==> flow/design.v <==
module alu (input signed [31:0] in1, input signed [31:0] in2, input [3:0] opCode, input [4:0] shiftAmt, output signed [31:0] result);
	assign result = opCode == 0 ? in1 + in2 :
			opCode == 1 ? in1 - in2 :
			opCode == 2 ? in1 & in2 :
			opCode == 3 ? in1 | in2 :
			opCode == 4 ? in1 << shiftAmt :
			opCode == 5 ? in1 >> shiftAmt :
			opCode == 6 ? in1 >>> shiftAmt :
			opCode == 7 ? in1 > in2 ? 1 : 0 :
			opCode == 8 ? in1 < in2 ? 1 : 0 : 0;
endmodule
module mux (input selCh, input [31:0] inCh0, input [31:0] inCh1, output [31:0] selData);
	assign selData = selCh == 0 ? inCh0 :
			  selCh == 1 ? inCh1 : 0;
endmodule
module registerFile (input wrEnable, input [4:0] wrReg, input [31:0] wrData, input [4:0] rdReg1, output [31:0] rdData1, input [4:0] rdReg2, output [31:0] rdData2, input clk);
	reg [31:0] regFile [31:0];
	assign rdData1 = regFile[rdReg1];
	assign rdData2 = regFile[rdReg2];
	always @(posedge clk) begin if (wrEnable) begin regFile[wrReg] <= wrData; end end
endmodule
module project (input wrEnable, input [4:0] wrReg, input [4:0] rdReg1, input [4:0] rdReg2, input clk, input [3:0] opCode, input [4:0] shiftAmt, output signed [31:0] result, input selCh, input [31:0] selData);
	wire [31:0] selected;
	wire signed [31:0] rdData1;
	wire signed [31:0] rdData2;
	registerFile regFile1 (wrEnable, wrReg, selected, rdReg1, rdData1, rdReg2, rdData2, clk);
	alu alu1 (rdData1, rdData2, opCode, shiftAmt, result);
	mux m1 (selCh, selData, result, selected);
endmodule
From RTL to reports: project:

Each step is given for the RTL above and for the edited RTL.
"unedited" refers to lines of the RTL above, "edited" to lines of the edited file.
"difference" is "edited" less "unedited", of the values as shown; "relative change" is that difference over "unedited", in percent.
Operators: Yosys type, input widths -> output width; for muxes data width and select width s.
Library cell names are shortened.
A cell with - has no value.

* design top: project
* clock input: clk
* cell library: sky130hd
* timing corner: tt_025C_1v80

The edit:

The edit as a unified diff against the file above.
The edit is scripted: it alters the design's behaviour and was not made to optimise anything.

```diff
@@ -3,5 +3,5 @@
 			opCode == 1 ? in1 - in2 :
 			opCode == 2 ? in1 & in2 :
-			opCode == 3 ? in1 | in2 :
+			opCode >= 3 ? in1 | in2 :
 			opCode == 4 ? in1 << shiftAmt :
 			opCode == 5 ? in1 >> shiftAmt :
```

Word level:

Source: Yosys, flattened and elaborated, memories not mapped. Widths are those after wreduce; folded enables and synchronous resets count as part of the registers. Registers that Yosys merges into a memory's read port (data or address) are not register bits. Print and check cells do not count. Equal cells are merged and count once.
Memory sizes are those after Yosys's memory passes, which may raise the word count (mostly to a power of two), join words into wider ones and drop unused or constant bits.

Bit counts
* register bits: unedited 0, edited 0, difference 0
* bits in writable memories: unedited 1024, edited 1024, difference 0, relative change 0.00%
* memories: unedited 1, edited 1, difference 0, relative change 0.00%
* input port bits: unedited 59, edited 59, difference 0, relative change 0.00%
* output and inout port bits: unedited 32, edited 32, difference 0, relative change 0.00%
* cells after elaboration: unedited 34, edited 34, difference 0, relative change 0.00%

Memory list
* shape (words x width / read and write ports): unedited regFile1.regFile 32x32 r2 w1, edited regFile1.regFile 32x32 r2 w1

Operators by class
* add/subtract/negate cells: unedited 2, edited 2, difference 0, relative change 0.00%
* $lt $le $gt $ge: unedited 2, edited 3, difference +1, relative change +50.00%
* equality and inequality tests: unedited 8, edited 7, difference -1, relative change -12.50%
* shift operators: unedited 3, edited 3, difference 0, relative change 0.00%
* muxes and demuxes: unedited 15, edited 15, difference 0, relative change 0.00%
* bitwise gates (word level): unedited 2, edited 2, difference 0, relative change 0.00%
* reductions and logical operators: unedited 1, edited 1, difference 0, relative change 0.00%

Operator list
* $eq 4x2->1 const B: unedited 2, edited 1, difference -1, relative change -50.00%
* $ge 4x2->1 const B: unedited 0, edited 1, difference +1

Unchanged operator kinds not shown: 16.

Depth:

Depth = most cells in a row (Yosys ltp): at word level without a register or memory, in the mapped netlist without a sequential cell, where the memories' decode and read muxes count.

Logic depth
* depth in word-level cells: unedited 13, edited 13, difference 0, relative change 0.00%
* ABC_AREA: unedited 0, edited 0
* gate-level depth with buffers: unedited 25, edited 19, difference -6, relative change -24.00%
* mapped depth without buffers: unedited 19, edited 16, difference -3, relative change -15.79%

After synthesis:

Source: synth_stat.txt of the flow (Yosys; design flattened, memories mapped). It holds for the ABC_AREA given above (unset counts as 0); a run with the other value may have another netlist.

Cell types
* mux2i_1: unedited 415, edited 64, difference -351, relative change -84.58%
* mux4_2: unedited 447, edited 640, difference +193, relative change +43.18%
* a22oi_1: unedited 178, edited 6, difference -172, relative change -96.63%
* nand2_1: unedited 169, edited 62, difference -107, relative change -63.31%
* nor2_1: unedited 188, edited 106, difference -82, relative change -43.62%
* nand3_1: unedited 75, edited 12, difference -63, relative change -84.00%
* o21ai_0: unedited 84, edited 35, difference -49, relative change -58.33%
* buf_2: unedited 56, edited 9, difference -47, relative change -83.93%
* a21oi_1: unedited 116, edited 81, difference -35, relative change -30.17%
* a31oi_1: unedited 46, edited 11, difference -35, relative change -76.09%
* a22o_1: unedited 29, edited 0, difference -29, relative change -100.00%
* clkbuf_1: unedited 152, edited 124, difference -28, relative change -18.42%
* buf_4: unedited 24, edited 2, difference -22, relative change -91.67%
* o22ai_1: unedited 44, edited 23, difference -21, relative change -47.73%
* nor3_1: unedited 39, edited 19, difference -20, relative change -51.28%
* a211oi_1: unedited 29, edited 11, difference -18, relative change -62.07%
* xnor2_1: unedited 18, edited 2, difference -16, relative change -88.89%
* buf_1: unedited 48, edited 61, difference +13, relative change +27.08%

Unchanged cell types not shown: 4.
The list need not be complete.

Synthesis totals
* standard cells after synthesis: unedited 3769, edited 2737, difference -1032, relative change -27.38%
* cell area after synthesis (um^2): unedited 56554.2, edited 51978.6, difference -4575.6, relative change -8.09%
* sequential area (um^2): unedited 30749.5, edited 30749.5, difference 0.0, relative change 0.00%
* flip-flop cells: unedited 1024, edited 1024, difference 0, relative change 0.00%
* buffers: unedited 299, edited 197, difference -102, relative change -34.11%

The figures by module come from a second, unflattened synthesis with its own total; it is not the netlist above.

Unflattened totals
* cell total of the unflattened synthesis: unedited 4666, edited 4126, difference -540, relative change -11.57%
* area total of the unflattened synthesis (um^2): unedited 58314.7, edited 54006.8, difference -4307.9, relative change -7.39%

Rows give one instance, submodules left out.

By module, unedited
* registerFile: instances 1, cells 3386, area 48789.3 um^2, seq. area 30749.5 um^2
* alu: instances 1, cells 1244, area 8981.1 um^2, seq. area 0.0 um^2
* mux: instances 1, cells 36, area 544.3 um^2, seq. area 0.0 um^2
* project: instances 1, cells 0, area 0.0 um^2, seq. area 0.0 um^2

By module, edited
* registerFile: instances 1, cells 3386, area 48789.3 um^2, seq. area 30749.5 um^2
* alu: instances 1, cells 704, area 4673.2 um^2, seq. area 0.0 um^2
* mux: instances 1, cells 36, area 544.3 um^2, seq. area 0.0 um^2
* project: instances 1, cells 0, area 0.0 um^2, seq. area 0.0 um^2

Timing after synthesis:

Source: OpenSTA report_checks on the synthesized netlist (no wires, ideal clock, input and output delay 20% of the period each), path of least setup slack; recovery checks are left aside. Register names are those of the netlist, which keeps one name where synthesis merged equal registers.

Timing path post-synthesis
* path kind: unedited input-to-output, edited input-to-output
* start point: unedited input rdReg2[0], edited input rdReg1[0]
* end point: unedited output result[31], edited output result[26]
* clock period (ps): unedited 10000, edited 10000, difference 0, relative change 0.00%
* input delay (ps): unedited 2000, edited 2000, difference 0, relative change 0.00%
* external output delay (ps): unedited 2000, edited 2000, difference 0, relative change 0.00%
* time at the first pin (ps): unedited 2000, edited 2000, difference 0, relative change 0.00%
* arrival time (ps): unedited 7093, edited 6602, difference -491, relative change -6.92%
* data required time (ps): unedited 8000, edited 8000, difference 0, relative change 0.00%
* path slack (ps): unedited 907, edited 1398, difference +491
* delay of the path (ps): unedited 5093, edited 4602, difference -491, relative change -9.64%
* stages on the path: unedited 17, edited 17, difference 0, relative change 0.00%
* buffers on the path: unedited 3, edited 3, difference 0, relative change 0.00%
* synthesis period reached (ps): unedited 9093, edited 8602, difference -491, relative change -5.40%

"delay of the path" is the arrival time less input delay plus setup time.
A path that ends at an output port has no setup time.
"stages on the path" counts driving pins, that of a launching flip-flop among them; a cell with two outputs on the path counts twice.
"synthesis period reached" is the clock period less the worst setup slack; recovery checks do not enter. This is arithmetic on one report: input and output delays are still those of the set period (20% each).
The rows between start and end are the longest chain of elaborated cells between them; the timing report does not say that the signal goes this way. Where chains are equally long, one stands for them.
Each line given opens the expression or statement behind the cell; cells for indexed reads and writes are added by Yosys, which also makes memories of some case tables.
A memory read counts as a cell of the chain, while the word-level depth stops at memories.

Between the ends, post-synthesis, unedited:
* path through: clkbuf_1 clkbuf_1 buf_1 mux4_2 mux4_2 mux2i_1 ha_1 a211oi_1 o21ai_0 a41oi_1 o21bai_1 a311o_1 a31oi_1 o21ai_0 a211o_1 and3_1 o31ai_1
* cells in the longest elaborated chain: 6
* elaborated cells between the ends (all ways): 9
* RTL lines with such cells: 5
* classes of those cells: add/sub: 2; mux: 4; logic: 2; memory: 1

RTL lines, path post-synthesis, unedited
* start, declared: RTL line 22 `module project (input wrEnable, input [4:0] wrReg, input [4:0] rdReg1, input [4:0] rdReg2, input clk, input [3 ...`
* $mem_v2 32x32: RTL line 17 `reg [31:0] regFile [31:0];`
* $or 32x32->32: RTL line 5 `opCode == 3 ? in1 | in2 :`
* $mux 32: RTL line 5
* $mux 32: RTL line 4 `opCode == 2 ? in1 & in2 :`
* $mux 32: RTL line 3 `opCode == 1 ? in1 - in2 :`
* $mux 32: RTL line 2 `assign result = opCode == 0 ? in1 + in2 :`
* end, declared: RTL line 22

Between the ends, post-synthesis, edited:
* path through: clkbuf_1 clkbuf_1 buf_1 mux4_2 mux4_2 mux2i_1 ha_1 inv_1 fa_1 nand2b_1 a221oi_2 o211ai_2 o211ai_2 nor3_1 o31ai_2 a221o_1 a222oi_1
* cells in the longest elaborated chain: 9
* elaborated cells between the ends (all ways): 15
* RTL lines with such cells: 8
* classes of those cells: add/sub: 2; shift: 3; mux: 7; logic: 2; memory: 1

RTL lines, path post-synthesis, edited
* start, declared: RTL line 22 `module project (input wrEnable, input [4:0] wrReg, input [4:0] rdReg1, input [4:0] rdReg2, input clk, input [3 ...`
* $mem_v2 32x32: RTL line 17 `reg [31:0] regFile [31:0];`
* $sshr 32x5->32: RTL line 8 `opCode == 6 ? in1 >>> shiftAmt :`
* $mux 32: RTL line 8
* $mux 32: RTL line 7 `opCode == 5 ? in1 >> shiftAmt :`
* $mux 32: RTL line 6 `opCode == 4 ? in1 << shiftAmt :`
* $mux 32: RTL line 5 `opCode >= 3 ? in1 | in2 :`
* $mux 32: RTL line 4 `opCode == 2 ? in1 & in2 :`
* $mux 32: RTL line 3 `opCode == 1 ? in1 - in2 :`
* $mux 32: RTL line 2 `assign result = opCode == 0 ? in1 + in2 :`
* end, declared: RTL line 22

Worst path after layout:

From the final timing report of each run of pair 1: the path of least setup slack in the routed layout; clock arrival at registers is part of the times.
The report prints the path's times to 10 ps; the period is as set.

Timing path after layout
* path kind: unedited input-to-output, edited input-to-output
* start point: unedited input rdReg1[0], edited input rdReg1[0]
* end point: unedited output result[20], edited output result[29]
* clock period (ps): unedited 9880, edited 9880, difference 0, relative change 0.00%
* input delay (ps): unedited 1980, edited 1980, difference 0, relative change 0.00%
* external output delay (ps): unedited 1980, edited 1980, difference 0, relative change 0.00%
* time at the first pin (ps): unedited 1980, edited 1980, difference 0, relative change 0.00%
* arrival time (ps): unedited 7970, edited 7780, difference -190, relative change -2.38%
* data required time (ps): unedited 7900, edited 7900, difference 0, relative change 0.00%
* path slack (ps): unedited -70, edited 130, difference +200
* stages on the path: unedited 15, edited 19, difference +4, relative change +26.67%
* buffers on the path: unedited 5, edited 6, difference +1, relative change +20.00%

The rows between start and end are the longest chain of elaborated cells between them; the timing report does not say that the signal goes this way. Where chains are equally long, one stands for them.
A memory read counts as a cell of the chain, while the word-level depth stops at memories.

Between the ends, after layout, unedited:
* path through: clkdlybuf4s50_1 buf_4 and2_2 buf_12 a22o_1 nor3_1 a211oi_1 inv_1 mux2_2 a21boi_0 o221ai_1 a2111oi_0 buf_4 o22ai_1 clkdlybuf4s50_1
* cells in the longest elaborated chain: 9
* elaborated cells between the ends (all ways): 15
* RTL lines with such cells: 8
* classes of those cells: add/sub: 2; shift: 3; mux: 7; logic: 2; memory: 1

RTL lines, path after layout, unedited
* start, declared: RTL line 22 `module project (input wrEnable, input [4:0] wrReg, input [4:0] rdReg1, input [4:0] rdReg2, input clk, input [3 ...`
* $mem_v2 32x32: RTL line 17 `reg [31:0] regFile [31:0];`
* $sshr 32x5->32: RTL line 8 `opCode == 6 ? in1 >>> shiftAmt :`
* $mux 32: RTL line 8
* $mux 32: RTL line 7 `opCode == 5 ? in1 >> shiftAmt :`
* $mux 32: RTL line 6 `opCode == 4 ? in1 << shiftAmt :`
* $mux 32: RTL line 5 `opCode == 3 ? in1 | in2 :`
* $mux 32: RTL line 4 `opCode == 2 ? in1 & in2 :`
* $mux 32: RTL line 3 `opCode == 1 ? in1 - in2 :`
* $mux 32: RTL line 2 `assign result = opCode == 0 ? in1 + in2 :`
* end, declared: RTL line 22

Between the ends, after layout, edited:
* path through: buf_8 buf_4 mux4_2 mux4_2 mux2i_1 ha_1 nand3_1 o22ai_1 o2111ai_2 a2111oi_1 nor3_1 buf_4 o21bai_1 buf_4 a2bb2oi_1 and2_1 o21ai_1 buf_4 clkdlybuf4s50_1
* cells in the longest elaborated chain: 9
* elaborated cells between the ends (all ways): 15
* RTL lines with such cells: 8
* classes of those cells: add/sub: 2; shift: 3; mux: 7; logic: 2; memory: 1

RTL lines, path after layout, edited
* start, declared: RTL line 22 `module project (input wrEnable, input [4:0] wrReg, input [4:0] rdReg1, input [4:0] rdReg2, input clk, input [3 ...`
* $mem_v2 32x32: RTL line 17 `reg [31:0] regFile [31:0];`
* $sshr 32x5->32: RTL line 8 `opCode == 6 ? in1 >>> shiftAmt :`
* $mux 32: RTL line 8
* $mux 32: RTL line 7 `opCode == 5 ? in1 >> shiftAmt :`
* $mux 32: RTL line 6 `opCode == 4 ? in1 << shiftAmt :`
* $mux 32: RTL line 5 `opCode >= 3 ? in1 | in2 :`
* $mux 32: RTL line 4 `opCode == 2 ? in1 & in2 :`
* $mux 32: RTL line 3 `opCode == 1 ? in1 - in2 :`
* $mux 32: RTL line 2 `assign result = opCode == 0 ? in1 + in2 :`
* end, declared: RTL line 22

Layout results:

Runs of the flow (Yosys, OpenROAD) on both versions; the two runs of a pair have the same settings. The constraints put input and output delay at 20% of the set period each and load the outputs with 0.01 pF.

Flow settings, pair 1:
* period_ns: 9.88
* CAP_MARGIN: 20
* CORE_MARGIN: 2
* CORE_UTILIZATION: 40
* SLEW_MARGIN: 20

Results, pair 1
* cell area after synthesis (um^2): unedited 56554.2, edited 51978.6, difference -4575.6, relative change -8.09%
* area inside the die boundary (um^2): unedited 144408.0, edited 132846.0, difference -11562.0, relative change -8.01%
* standard-cell area of the final layout (um^2): unedited 65426.5, edited 59862.4, difference -5564.1, relative change -8.50%
* post-route utilization (%): unedited 46.8, edited 46.3, difference -0.5
* worst setup slack after layout (ps): unedited -71, edited 128, difference +199
* sum of negative setup slack (ps): unedited -71, edited 0, difference +71
* worst-case hold slack (ps): unedited 2085, edited 2063, difference -22
* power consumption (mW): unedited 11.106, edited 10.971, difference -0.135, relative change -1.22%
* achieved clock period (ps): unedited 9951, edited 9752, difference -199, relative change -2.00%

Flow settings, pair 2:
* CELL_PAD_IN_SITES_DETAIL_PLACEMENT: 0
* CORE_UTILIZATION: 17
* GPL_TIMING_DRIVEN: 1
* MAX_ROUTING_LAYER: met4
* MIN_ROUTING_LAYER: met1
* PLACE_DENSITY_LB_ADDON: 0.22
* SETUP_SLACK_MARGIN: 2.12
* SLEW_MARGIN: 35
* period_ns: 15.7
* CAP_MARGIN: 20
* CORE_MARGIN: 2

Results, pair 2
* cell area after synthesis (um^2): unedited 56554.2, edited 51978.6, difference -4575.6, relative change -8.09%
* area inside the die boundary (um^2): unedited 337300.0, edited 310193.0, difference -27107.0, relative change -8.04%
* standard-cell area of the final layout (um^2): unedited 67452.2, edited 62496.2, difference -4956.0, relative change -7.35%
* post-route utilization (%): unedited 20.4, edited 20.5, difference +0.1
* worst setup slack after layout (ps): unedited 2551, edited 2683, difference +132
* sum of negative setup slack (ps): unedited 0, edited 0, difference 0
* worst-case hold slack (ps): unedited 2102, edited 1909, difference -193
* power consumption (mW): unedited 7.310, edited 7.125, difference -0.185, relative change -2.53%
* achieved clock period (ps): unedited 13149, edited 13017, difference -132, relative change -1.00%

"achieved clock period": clock period set for the run, less the worst setup slack. It is reckoned from that one timing run; input and output delays stay at 20% of the period that was set.
"power consumption" is the tool's figure for a default switching activity; nothing was simulated.
